==> flow/design.v <==
module axi_timer #(
  parameter AXI_ADDR_BW_p = 12     
) (
  input logic  clk,
  input logic  rst_n,
  input logic [AXI_ADDR_BW_p-1:0] i_axi_awaddr,
  input logic  i_axi_awvalid,
  input logic [31:0] i_axi_wdata,
  input logic i_axi_wvalid,
  input logic i_axi_bready,
  input logic [AXI_ADDR_BW_p-1:0] i_axi_araddr,
  input logic i_axi_arvalid,
  input logic i_axi_rready,
  output logic o_axi_awready,
  output logic o_axi_wready,
  output logic [1:0] o_axi_bresp,
  output logic o_axi_bvalid,
  output logic o_axi_arready,
  output logic [31:0] o_axi_rdata,
  output logic [1:0] o_axi_rresp,
  output logic o_axi_rvalid,
  output logic o_cnt0_en,
  output logic o_cnt0_reload,
  output logic o_cnt0_count_up,
  output logic [31:0] o_cnt0_load_value,
  output logic [31:0] o_cnt0_compare_value,
  input  logic [31:0] i_cnt0_value,
  output logic o_cnt1_en,
  output logic o_cnt1_reload,
  output logic o_cnt1_count_up,
  output logic o_cnt1_src,
  output logic [31:0] o_cnt1_load_value,
  output logic [31:0] o_cnt1_compare_value,
  input  logic [31:0] i_cnt1_value
);
  localparam logic [1:0] RESP_OKAY   = 2'b00;
  localparam logic [1:0] RESP_EXOKAY = 2'b01;
  localparam logic [1:0] RESP_SLVERR = 2'b10;
  localparam logic [1:0] RESP_DECERR = 2'b11;
  logic s_cnt0_en;
  logic s_cnt0_reload;
  logic s_cnt0_count_up;
  logic [31:0] s_cnt0_load_value;
  logic [31:0] s_cnt0_compare_value;
  logic s_cnt1_en;
  logic s_cnt1_reload;
  logic s_cnt1_count_up;
  logic s_cnt1_src;
  logic [31:0] s_cnt1_load_value;
  logic [31:0] s_cnt1_compare_value;
  assign o_cnt0_en = s_cnt0_en;
  assign o_cnt0_reload = s_cnt0_reload;
  assign o_cnt0_count_up = s_cnt0_count_up;
  assign o_cnt0_load_value = s_cnt0_load_value;
  assign o_cnt0_compare_value = s_cnt0_compare_value;
  assign o_cnt1_en = s_cnt1_en;
  assign o_cnt1_reload = s_cnt1_reload;
  assign o_cnt1_count_up = s_cnt1_count_up;
  assign o_cnt1_src = s_cnt1_src;
  assign o_cnt1_load_value = s_cnt1_load_value;
  assign o_cnt1_compare_value = s_cnt1_compare_value;
  logic [1:0]  c_axi_wresp;
  logic [3:0]  c_axi_wstrb;
  logic [31:0] c_axi_wdata;
  logic s_axi_wdata_buf_used;
  logic [31:0] s_axi_wdata_buf;
  logic [3:0]  s_axi_wstrb_buf;
  logic [1:0]  s_axi_bresp;
  logic [AXI_ADDR_BW_p-1:0] s_axi_awaddr_buf;
  logic [AXI_ADDR_BW_p-1:0] c_axi_awaddr;
  logic s_axi_awaddr_buf_used;
  logic s_axi_awvalid;
  logic s_axi_wvalid;
  logic s_axi_bvalid;
  logic s_axi_awready;
  logic s_axi_wready;
  logic s_awaddr_done;
  logic [AXI_ADDR_BW_p-1:0] s_axi_awaddr;
  assign o_axi_awready = !s_axi_awaddr_buf_used & s_axi_awvalid;
  assign o_axi_wready  = !s_axi_wdata_buf_used & s_axi_wvalid;
  logic write_response_stalled;
  logic valid_write_address;
  logic valid_write_data;
  assign write_response_stalled = o_axi_bvalid & ~i_axi_bready;
  assign valid_write_address = s_axi_awaddr_buf_used | (i_axi_awvalid & o_axi_awready);
  assign valid_write_data = s_axi_wdata_buf_used | (i_axi_wvalid & o_axi_wready);
  always_ff @(posedge clk) begin
    if (!rst_n) begin
      s_axi_awvalid <= 1'b0;
      s_axi_awaddr_buf_used <= 1'b0;
    end else begin
      s_axi_awvalid <= 1'b1;
      if (i_axi_awvalid && o_axi_awready && (write_response_stalled || !valid_write_data)) begin
        s_axi_awaddr_buf <= i_axi_awaddr;
        s_axi_awaddr_buf_used <= 1'b1;
      end else if (s_axi_awaddr_buf_used && valid_write_data && (!o_axi_bvalid || i_axi_bready)) begin
        s_axi_awaddr_buf_used <= 1'b0;
      end
    end
  end
  always_ff @(posedge clk) begin
    if (!rst_n) begin
      s_axi_wdata_buf_used <= 1'b0;
      s_axi_wvalid <= 1'b0;
    end else begin
      s_axi_wvalid <= 1'b1;
      if (i_axi_wvalid && o_axi_wready && (write_response_stalled || !valid_write_address)) begin
        s_axi_wdata_buf <= i_axi_wdata;
        s_axi_wdata_buf_used <= 1'b1;
      end else if (s_axi_wdata_buf_used && valid_write_address && (!o_axi_bvalid || i_axi_bready)) begin
        s_axi_wdata_buf_used <= 1'b0;
      end
    end
  end
  assign c_axi_awaddr = s_axi_awaddr_buf_used ? s_axi_awaddr_buf : i_axi_awaddr;
  assign c_axi_wdata  = s_axi_wdata_buf_used  ? s_axi_wdata_buf : i_axi_wdata;
  always_ff @(posedge clk) begin
    if (!rst_n) begin
      s_axi_bvalid <= 1'b0;
      s_cnt0_en <= 1'b0;
      s_cnt0_reload <= 1'b0;
      s_cnt0_count_up <= 1'b0;
      s_cnt0_load_value <= '0;
      s_cnt0_compare_value <= '0;
      s_cnt1_en <= 1'b0;
      s_cnt1_reload <= 1'b0;
      s_cnt1_count_up <= 1'b0;
      s_cnt1_src <= 1'b0;
      s_cnt1_load_value <= '0;
      s_cnt1_compare_value <= '0;
    end else begin
      if (valid_write_address && valid_write_data && (!o_axi_bvalid || i_axi_bready)) begin
        s_axi_bresp <= RESP_OKAY;
        s_axi_bvalid <= 1'b1;
        case (c_axi_awaddr[AXI_ADDR_BW_p-1:2])
          'd0 : begin
            s_cnt0_en <= c_axi_wdata[0];
            s_cnt0_reload <= c_axi_wdata[1];
            s_cnt0_count_up <= c_axi_wdata[2];
          end
          'd1 : begin
            s_cnt0_load_value <= c_axi_wdata;
          end
          'd2 : begin
            s_cnt0_compare_value <= c_axi_wdata;
          end
          'd4 : begin
            s_cnt1_en <= c_axi_wdata[0];
            s_cnt1_reload <= c_axi_wdata[1];
            s_cnt1_count_up <= c_axi_wdata[2];
            s_cnt1_src <= c_axi_wdata[3]; 
          end
          'd5 : begin
            s_cnt1_load_value <= c_axi_wdata;
          end
          'd6 : begin
            s_cnt1_compare_value <= c_axi_wdata;
          end
          default: begin
            s_axi_bresp <= RESP_SLVERR;
          end
        endcase
      end else if (o_axi_bvalid && i_axi_bready && !(valid_write_address && valid_write_data)) begin
        s_axi_bvalid <= 1'b0;
      end
    end
  end
  assign o_axi_bresp = s_axi_bresp;
  assign o_axi_bvalid = s_axi_bvalid;
  logic s_axi_rvalid;
  logic [31:0] s_axi_rdata;
  logic [1:0] s_axi_rresp;
  logic s_axi_arready;
  logic [AXI_ADDR_BW_p-1:0] s_araddr_buf;
  logic s_araddr_buf_used;
  logic [AXI_ADDR_BW_p-1:0] c_axi_araddr;
  always_ff @(posedge clk) begin
    if (!rst_n) begin
      s_araddr_buf_used <= 1'b0;
      s_axi_arready <= 1'b0;
    end else begin
      s_axi_arready <= 1'b1;
      if (i_axi_arvalid && o_axi_arready && o_axi_rvalid && !i_axi_rready) begin
        s_araddr_buf <= i_axi_araddr;
        s_araddr_buf_used <= 1'b1;
      end 
      else if (s_araddr_buf_used && (!o_axi_rvalid || i_axi_rready)) begin
        s_araddr_buf_used <= 1'b0;
      end
    end
  end
  assign c_axi_araddr = s_araddr_buf_used ? s_araddr_buf : i_axi_araddr;
  assign o_axi_arready = !s_araddr_buf_used & s_axi_arready;
  always_ff @(posedge clk) begin
    if (!rst_n) begin
      s_axi_rvalid <= 1'b0;
    end else begin
      if ((s_araddr_buf_used || (i_axi_arvalid && o_axi_arready)) && (!o_axi_rvalid || i_axi_rready)) begin
        s_axi_rresp <= RESP_OKAY;
        s_axi_rvalid <= 1'b1;
        s_axi_rdata <= '0;
        case (c_axi_araddr[AXI_ADDR_BW_p-1:2])
          'd0 : begin
            s_axi_rdata[0] <= s_cnt0_en;
            s_axi_rdata[1] <= s_cnt0_reload;
            s_axi_rdata[2] <= s_cnt0_count_up;
          end
          'd1 : begin
            s_axi_rdata <= s_cnt0_load_value;
          end
          'd2 : begin
            s_axi_rdata <= s_cnt0_compare_value;
          end
          'd3 : begin
            s_axi_rdata <= i_cnt0_value;
          end
          'd4 : begin
            s_axi_rdata[0] <= s_cnt1_en;
            s_axi_rdata[1] <= s_cnt1_reload; 
            s_axi_rdata[2] <= s_cnt1_count_up;
            s_axi_rdata[3] <= s_cnt1_src; 
          end
          'd5 : begin
            s_axi_rdata <= s_cnt1_load_value;
          end
          'd6 : begin
            s_axi_rdata <= s_cnt1_compare_value;
          end
          'd7 : begin
            s_axi_rdata <= i_cnt1_value;
          end
          default: begin
            s_axi_rdata <= 32'hdeaddead;
            s_axi_rresp <= RESP_SLVERR;
          end
        endcase
      end else if (o_axi_rvalid && i_axi_rready && !s_araddr_buf_used && !(i_axi_arvalid && o_axi_arready)) begin
        s_axi_rvalid <= 1'b0;
      end
    end
  end
  assign o_axi_rdata = s_axi_rdata;
  assign o_axi_rresp = s_axi_rresp;
  assign o_axi_rvalid = s_axi_rvalid;
endmodule
module timer_counter (
  input logic clk,
  input logic rst_n,
  input logic i_cnt0_en,
  input logic i_cnt0_reload,
  input logic i_cnt0_count_up,
  input logic [31:0] i_cnt0_load_value,
  input logic [31:0] i_cnt0_compare_value,
  input logic i_cnt1_en,
  input logic i_cnt1_reload,
  input logic i_cnt1_count_up,
  input logic i_cnt1_src,
  input logic [31:0] i_cnt1_load_value,
  input logic [31:0] i_cnt1_compare_value,
  output logic [31:0] o_cnt0_value,
  output logic [31:0] o_cnt1_value,
  output logic o_cnt0_done,
  output logic o_cnt1_done
);
  logic [31:0] s_cnt0_value;
  logic s_cnt0_done;
  logic [31:0] s_cnt1_value;
  logic s_cnt1_done;
  assign o_cnt0_done = s_cnt0_done & i_cnt0_en;
  assign o_cnt1_done = s_cnt1_done & i_cnt1_en; 
  assign o_cnt0_value = s_cnt0_value;
  assign o_cnt1_value = s_cnt1_value;
  always_ff @(posedge clk) begin
    if (!rst_n) begin
      s_cnt0_done <= 1'b0;
      s_cnt0_value <= '0;
    end else begin
      s_cnt0_done <= 1'b0;
      if (i_cnt0_en) begin
        if (i_cnt0_count_up) begin
          s_cnt0_value <= s_cnt0_value + 1;
        end else begin
          s_cnt0_value <= s_cnt0_value - 1;
        end
        if (s_cnt0_value == i_cnt0_compare_value) begin
          s_cnt0_done <= 1'b1;
          if (i_cnt0_reload) begin
            s_cnt0_value <= i_cnt0_load_value;
          end
        end
      end else begin
        s_cnt0_value <= i_cnt0_load_value;
      end
    end
  end
  always_ff @(posedge clk) begin
    if (!rst_n) begin
      s_cnt1_done <= 1'b0;
      s_cnt1_value <= '0;
    end else begin
      s_cnt1_done <= 1'b0;
      if (i_cnt1_en) begin
        if (!i_cnt1_src || (i_cnt1_src && s_cnt0_done)) begin
          if (i_cnt1_count_up) begin
            s_cnt1_value <= s_cnt1_value + 1;
          end else begin
            s_cnt1_value <= s_cnt1_value - 1;
          end
        end
        if (s_cnt1_value == i_cnt1_compare_value) begin
          s_cnt1_done <= 1'b1;
          if (i_cnt1_reload) begin
            s_cnt1_value <= i_cnt1_load_value;
          end
        end
      end else begin
        s_cnt1_value <= i_cnt1_load_value;
      end
    end
  end
endmodule
module axi_timer_counter_top #(
  parameter AXI_ADDR_BW_p = 12     
) (
  input logic  clk,
  input logic  rst_n,
  input logic [AXI_ADDR_BW_p-1:0] i_axi_awaddr,
  input logic  i_axi_awvalid,
  input logic [31:0] i_axi_wdata,
  input logic i_axi_wvalid,
  input logic i_axi_bready,
  input logic [AXI_ADDR_BW_p-1:0] i_axi_araddr,
  input logic i_axi_arvalid,
  input logic i_axi_rready,
  output logic o_axi_awready,
  output logic o_axi_wready,
  output logic [1:0] o_axi_bresp,
  output logic o_axi_bvalid,
  output logic o_axi_arready,
  output logic [31:0] o_axi_rdata,
  output logic [1:0] o_axi_rresp,
  output logic o_axi_rvalid,
  output logic o_cnt0_done,
  output logic o_cnt1_done
);
  logic s_cnt0_en;
  logic s_cnt0_reload;
  logic s_cnt0_count_up;
  logic [31:0] s_cnt0_load_value;
  logic [31:0] s_cnt0_compare_value;
  logic [31:0] s_cnt0_value;
  logic s_cnt1_en;
  logic s_cnt1_reload;
  logic s_cnt1_count_up;
  logic s_cnt1_src;
  logic [31:0] s_cnt1_load_value;
  logic [31:0] s_cnt1_compare_value;
  logic [31:0] s_cnt1_value;
  axi_timer #(
    .AXI_ADDR_BW_p ( AXI_ADDR_BW_p )
  ) axi_timer_inst (
    .clk                  ( clk                   ),
    .rst_n                ( rst_n                 ),
    .i_axi_awaddr         ( i_axi_awaddr          ),
    .i_axi_awvalid        ( i_axi_awvalid         ),
    .i_axi_wdata          ( i_axi_wdata           ),
    .i_axi_wvalid         ( i_axi_wvalid          ),
    .i_axi_bready         ( i_axi_bready          ),
    .i_axi_araddr         ( i_axi_araddr          ),
    .i_axi_arvalid        ( i_axi_arvalid         ),
    .i_axi_rready         ( i_axi_rready          ),
    .o_axi_awready        ( o_axi_awready         ),
    .o_axi_wready         ( o_axi_wready          ),
    .o_axi_bresp          ( o_axi_bresp           ),
    .o_axi_bvalid         ( o_axi_bvalid          ),
    .o_axi_arready        ( o_axi_arready         ),
    .o_axi_rdata          ( o_axi_rdata           ),
    .o_axi_rresp          ( o_axi_rresp           ),
    .o_axi_rvalid         ( o_axi_rvalid          ),
    .o_cnt0_en            ( s_cnt0_en             ),
    .o_cnt0_reload        ( s_cnt0_reload         ),
    .o_cnt0_count_up      ( s_cnt0_count_up       ),
    .o_cnt0_load_value    ( s_cnt0_load_value     ),
    .o_cnt0_compare_value ( s_cnt0_compare_value  ),
    .i_cnt0_value         ( s_cnt0_value          ),
    .o_cnt1_en            ( s_cnt1_en             ),
    .o_cnt1_reload        ( s_cnt1_reload         ),
    .o_cnt1_count_up      ( s_cnt1_count_up       ),
    .o_cnt1_src           ( s_cnt1_src            ),
    .o_cnt1_load_value    ( s_cnt1_load_value     ),
    .o_cnt1_compare_value ( s_cnt1_compare_value  ),
    .i_cnt1_value         ( s_cnt1_value          )
  );
  timer_counter timer_counter_inst (
    .clk                  ( clk                   ),
    .rst_n                ( rst_n                 ),
    .i_cnt0_en            ( s_cnt0_en             ),
    .i_cnt0_reload        ( s_cnt0_reload         ),
    .i_cnt0_count_up      ( s_cnt0_count_up       ),
    .i_cnt0_load_value    ( s_cnt0_load_value     ),
    .i_cnt0_compare_value ( s_cnt0_compare_value  ),
    .o_cnt0_value         ( s_cnt0_value          ),
    .i_cnt1_en            ( s_cnt1_en             ),
    .i_cnt1_reload        ( s_cnt1_reload         ),
    .i_cnt1_count_up      ( s_cnt1_count_up       ),
    .i_cnt1_src           ( s_cnt1_src            ),
    .i_cnt1_load_value    ( s_cnt1_load_value     ),
    .i_cnt1_compare_value ( s_cnt1_compare_value  ),
    .o_cnt1_value         ( s_cnt1_value          ),
    .o_cnt0_done          ( o_cnt0_done           ),
    .o_cnt1_done          ( o_cnt1_done           )
  );
endmodule
From RTL to reports: axi_timer_counter_top --
What the tools print for axi_timer_counter_top, step after step. Line numbers count from 1 in the design file above. Operators carry their Yosys type and port widths (W data, S select, Z words). Library cell names are shortened. The mark n/a stands for no value.
Design: design top axi_timer_counter_top, clock input clk, standard-cell library sky130hd, timing corner tt_025C_1v80

Elaborated design --
Yosys after proc, flatten, opt, wreduce and memory -nomap, before mapping. Memory bits, and registers merged into a memory's read port (data or address), are not among the register bits. Print and check cells are not counted. Equal cells are merged and count once.
Operators by class: mux-type cells 32, add/sub/neg operators 4, equal/unequal tests 14, bitwise gates (word level) 11, reduce/logical cells 61
Operators with widths (number):
- $mux W32 | 10
- $pmux W28 S7 | 1
- $eq A10 B3 Y1 const B | 7
- $add A32 B1 Y32 const B | 2
- $sub A32 B1 Y32 const B | 2
- $eq A32 B32 Y1 | 2
- $pmux W1 S8 | 4
- $eq A10 B2 Y1 const B | 3
- $reduce_and A2 Y1 | 13
- $mux W12 | 2
- $logic_and A1 B1 Y1 | 21
- $eq A10 B1 Y1 const B | 2
- $logic_not A10 Y1 | 2
- $mux W1 | 13
- $logic_not A1 Y1 | 11
- $reduce_bool A2 Y1 | 5
- $and A1 B1 Y1 | 8
- $reduce_or A8 Y1 | 1
- $logic_or A1 B1 Y1 | 6
- $reduce_or A6 Y1 | 1
- $mux W2 | 2
- $or A1 B1 Y1 | 2
- $reduce_or A2 Y1 | 1
- $not A1 Y1 | 1
Storage and ports: register bits 299, input bits 63, word-level cells 153, output and inout port bits 43

Logic depth --
Depth = most cells in a row (Yosys ltp): at word level without a register or memory, in the mapped netlist without a sequential cell, where the memories' decode and read muxes count.
Depth: depth after elaboration 9, ABC_AREA 0, mapped depth 12, mapped depth without buffers 11

After synthesis --
Source: synth_stat.txt of the flow (Yosys; design flattened, memories mapped). It holds for the ABC_AREA given above (unset counts as 0); a run with the other value may have another netlist.
Cell types:
- dfxtp_1 | number 207, total area 4.14E+03 um2
- edfxtp_1 | number 86, total area 2.58E+03 um2
- a211oi_1 | number 142, total area 1.07E+03 um2
- nor2_1 | number 219, total area 822.038 um2
- ha_1 | number 60, total area 750.72 um2
- xor2_1 | number 79, total area 691.914 um2
- mux2i_1 | number 58, total area 580.557 um2
- a21oi_1 | number 86, total area 430.413 um2
- a22oi_1 | number 50, total area 375.36 um2
- clkbuf_1 | number 81, total area 304.042 um2
- nand2_1 | number 77, total area 289.027 um2
- a21o_1 | number 38, total area 285.274 um2
- xnor2_1 | number 30, total area 262.752 um2
- o21ai_0 | number 52, total area 260.25 um2
- nand3_1 | number 46, total area 230.221 um2
- a222oi_1 | number 21, total area 210.202 um2
- a31oi_1 | number 20, total area 125.12 um2
- nor4_1 | number 20, total area 125.12 um2
Other cell types: 60; their cells: 255.
Synthesis totals: cells in the netlist 1627, buffers 103, mapped flip-flops 293, area of sequential cells 6726.5 um2, synthesis area 15364.7 um2
By module: a second synthesis without flattening, with its own total; a netlist apart from the flattened one above.
Second synthesis, totals: cells (unflattened synthesis) 1752, area total of the unflattened synthesis 16308.1 um2
Each row is one instance without its submodules.
By module:
- axi_timer (AXI_ADDR_BW_p=12) | instances 1, sequential area 5405.2 um2, area 9862.0 um2, cells 904
- timer_counter | instances 1, sequential area 1321.3 um2, area 6446.2 um2, cells 848
- axi_timer_counter_top | instances 1, sequential area 0.0 um2, area 0.0 um2, cells 0

Worst setup path after synthesis --
Source: OpenSTA report_checks on the synthesized netlist (no wires, ideal clock, input and output delay 20% of the period each), path of least setup slack; recovery checks are left aside. Register names are those of the netlist, which keeps one name where synthesis merged equal registers.
Timing path post-synthesis: kind input -> register, from input rst_n, to register axi_timer_inst.s_axi_wdata_buf[0], library setup time 0.513 ns, arrival 4.726 ns, clock period 5.0 ns, input delay 1.000 ns, delay of the path 4.239 ns, buffers on the path 1, data required time 4.487 ns, slack -0.239 ns, time at the first pin 1.000 ns, stages 3, synthesis period reached 5.239 ns
"delay of the path" = arrival - input delay + setup time. "stages": output pins that drive a net of the path, with the launching flip-flop's if there is one; two outputs of one cell count as two. "synthesis period reached" = period - worst setup slack (recovery checks aside). The figure is calculated, with input and output delays left at 20% of the set period. The rows between start and end are the longest chain of elaborated cells between them; the timing report does not say that the signal goes this way. Where chains are equally long, one stands for them. Each line given opens the expression or statement behind the cell; cells for indexed reads and writes are added by Yosys, which also makes memories of some case tables.
On the way, post-synthesis: cells stage by stage clkbuf_1 nand2_1 nor4b_1, cells in the longest elaborated chain 1, elaborated cells on any way between the ends 1, RTL lines with such cells 0, classes of those cells reduce/logical: 1
Ends and longest elaborated chain, post-synthesis:
- from (decl) | line 326 | input logic  rst_n,
- $reduce_and A2 Y1
- to (assign) | line 108 | s_axi_wdata_buf <= i_axi_wdata;
- to (decl) | line 66 | logic [31:0] s_axi_wdata_buf;

Worst path after layout --
Path of least setup slack in the final report of stored run 1 (OpenROAD, finished layout, wires in). Where an end is a register, its clock arrival counts in the times.
Timing path after layout: kind register -> register, from register axi_timer_inst.s_cnt0_count_up, to register timer_counter_inst.s_cnt0_value[30], time at the first pin 0.56 ns, buffers on the path 1, arrival 5.01 ns, clock period 6.87 ns, slack 2.28 ns, library setup time 0.13 ns, data required time 7.30 ns, stages 13
The rows between start and end are the longest chain of elaborated cells between them; the timing report does not say that the signal goes this way. Where chains are equally long, one stands for them. A register here has more assigning lines than the two given.
On the way, after layout: cells stage by stage dfxtp_1 inv_1 buf_4 ha_1 nor2b_1 o31a_1 o31ai_1 o211ai_1 a211oi_1 o31ai_1 o21ai_0 mux2i_1 o211ai_1, cells in the longest elaborated chain 4, elaborated cells on any way between the ends 4, RTL lines with such cells 4, classes of those cells mux: 4
Ends and longest elaborated chain, after layout:
- from (decl) | line 42 | logic s_cnt0_count_up;
- from (assign) | line 122 | s_cnt0_count_up <= 1'b0;
- from (assign) | line 139 | s_cnt0_count_up <= c_axi_wdata[2];
- $mux W32 | line 280 | if (i_cnt0_count_up) begin
- $mux W32 | line 287 | if (i_cnt0_reload) begin
- $mux W32 | line 285 | if (s_cnt0_value == i_cnt0_compare_value) begin
- $mux W32 | line 279 | if (i_cnt0_en) begin
- to (assign) | line 281 | s_cnt0_value <= s_cnt0_value + 1;
- to (assign) | line 283 | s_cnt0_value <= s_cnt0_value - 1;
- to (decl) | line 265 | logic [31:0] s_cnt0_value;

--- measured runs ---
Top module axi_timer_counter_top; platform sky130hd; tools Yosys and OpenROAD; 4 stored runs in no particular order. Input and output delays are each 20% of the period that was set; the output load is 0.01 pF.
"clock period achieved" = clock period - worst setup slack. The figure is calculated, with input and output delays left at 20% of the set period.
"worst setup path time" is the time allowed to the run's worst setup path (the clock period less input and output delay, where it has them) less its slack. Clock arrival times count: a late capture clock shortens it, a late launch clock lengthens it.
"total power of the final layout" is the tool's figure for a default switching activity; nothing was simulated.

* Stored run 1 | settings: CAP_MARGIN 25; CELL_PAD_IN_SITES_GLOBAL_PLACEMENT 1; CORE_MARGIN 6; CORE_UTILIZATION 22; CTS_CLUSTER_DIAMETER 126; MAX_ROUTING_LAYER met5; PLACE_DENSITY_LB_ADDON 0.07; SETUP_SLACK_MARGIN 0.69; TNS_END_PERCENT 40; period_ns 6.87; SLEW_MARGIN 20 | results: total power of the final layout 0.004004 W; chip area after synthesis (Yosys) 15364.7 um2; post-route setup TNS 0.000 ns; worst hold slack 0.499 ns; clock period achieved 4.589 ns; post-layout utilization 0.272; standard-cell area after routing 18686.7 um2; worst setup path time 4.59 ns; critical path type register -> register; lowest setup slack 2.281 ns; die footprint 76325.1 um2
* Stored run 2 | settings: CORE_UTILIZATION 40; period_ns 4.34; CAP_MARGIN 20; CORE_MARGIN 2; SLEW_MARGIN 20 | results: total power of the final layout 0.006011 W; chip area after synthesis (Yosys) 15364.7 um2; post-route setup TNS 0.000 ns; worst hold slack 0.495 ns; clock period achieved 3.622 ns; post-layout utilization 0.48; standard-cell area after routing 18137.4 um2; worst setup path time 3.62 ns; critical path type register -> register; lowest setup slack 0.718 ns; die footprint 39996.0 um2
* Stored run 3 | settings: CORE_UTILIZATION 19; CTS_CLUSTER_DIAMETER 333; CTS_CLUSTER_SIZE 98; GPL_ROUTABILITY_DRIVEN 0; HOLD_SLACK_MARGIN -0.05; MAX_ROUTING_LAYER met4; SETUP_SLACK_MARGIN -0.09; SLEW_MARGIN 15; period_ns 3.54; CAP_MARGIN 20; CORE_MARGIN 2 | results: total power of the final layout 0.005164 W; chip area after synthesis (Yosys) 15364.7 um2; post-route setup TNS 0.000 ns; worst hold slack 0.501 ns; clock period achieved 3.431 ns; post-layout utilization 0.225; standard-cell area after routing 18101.1 um2; worst setup path time 3.43 ns; critical path type register -> register; lowest setup slack 0.109 ns; die footprint 83157.3 um2
* Stored run 4 | settings: ABC_AREA 1; CAP_MARGIN 0; CELL_PAD_IN_SITES_GLOBAL_PLACEMENT 2; CORE_ASPECT_RATIO 0.54; CORE_UTILIZATION 23; HOLD_SLACK_MARGIN -0.08; PLACE_DENSITY 0.89; period_ns 4.53; CORE_MARGIN 2; SLEW_MARGIN 20 | results: total power of the final layout 0.00536 W; chip area after synthesis (Yosys) 17531.8 um2; post-route setup TNS 0.000 ns; worst hold slack 0.476 ns; clock period achieved 3.601 ns; post-layout utilization 0.272; standard-cell area after routing 20523.4 um2; worst setup path time 3.60 ns; critical path type register -> register; lowest setup slack 0.929 ns; die footprint 78556.3 um2
--- end ---
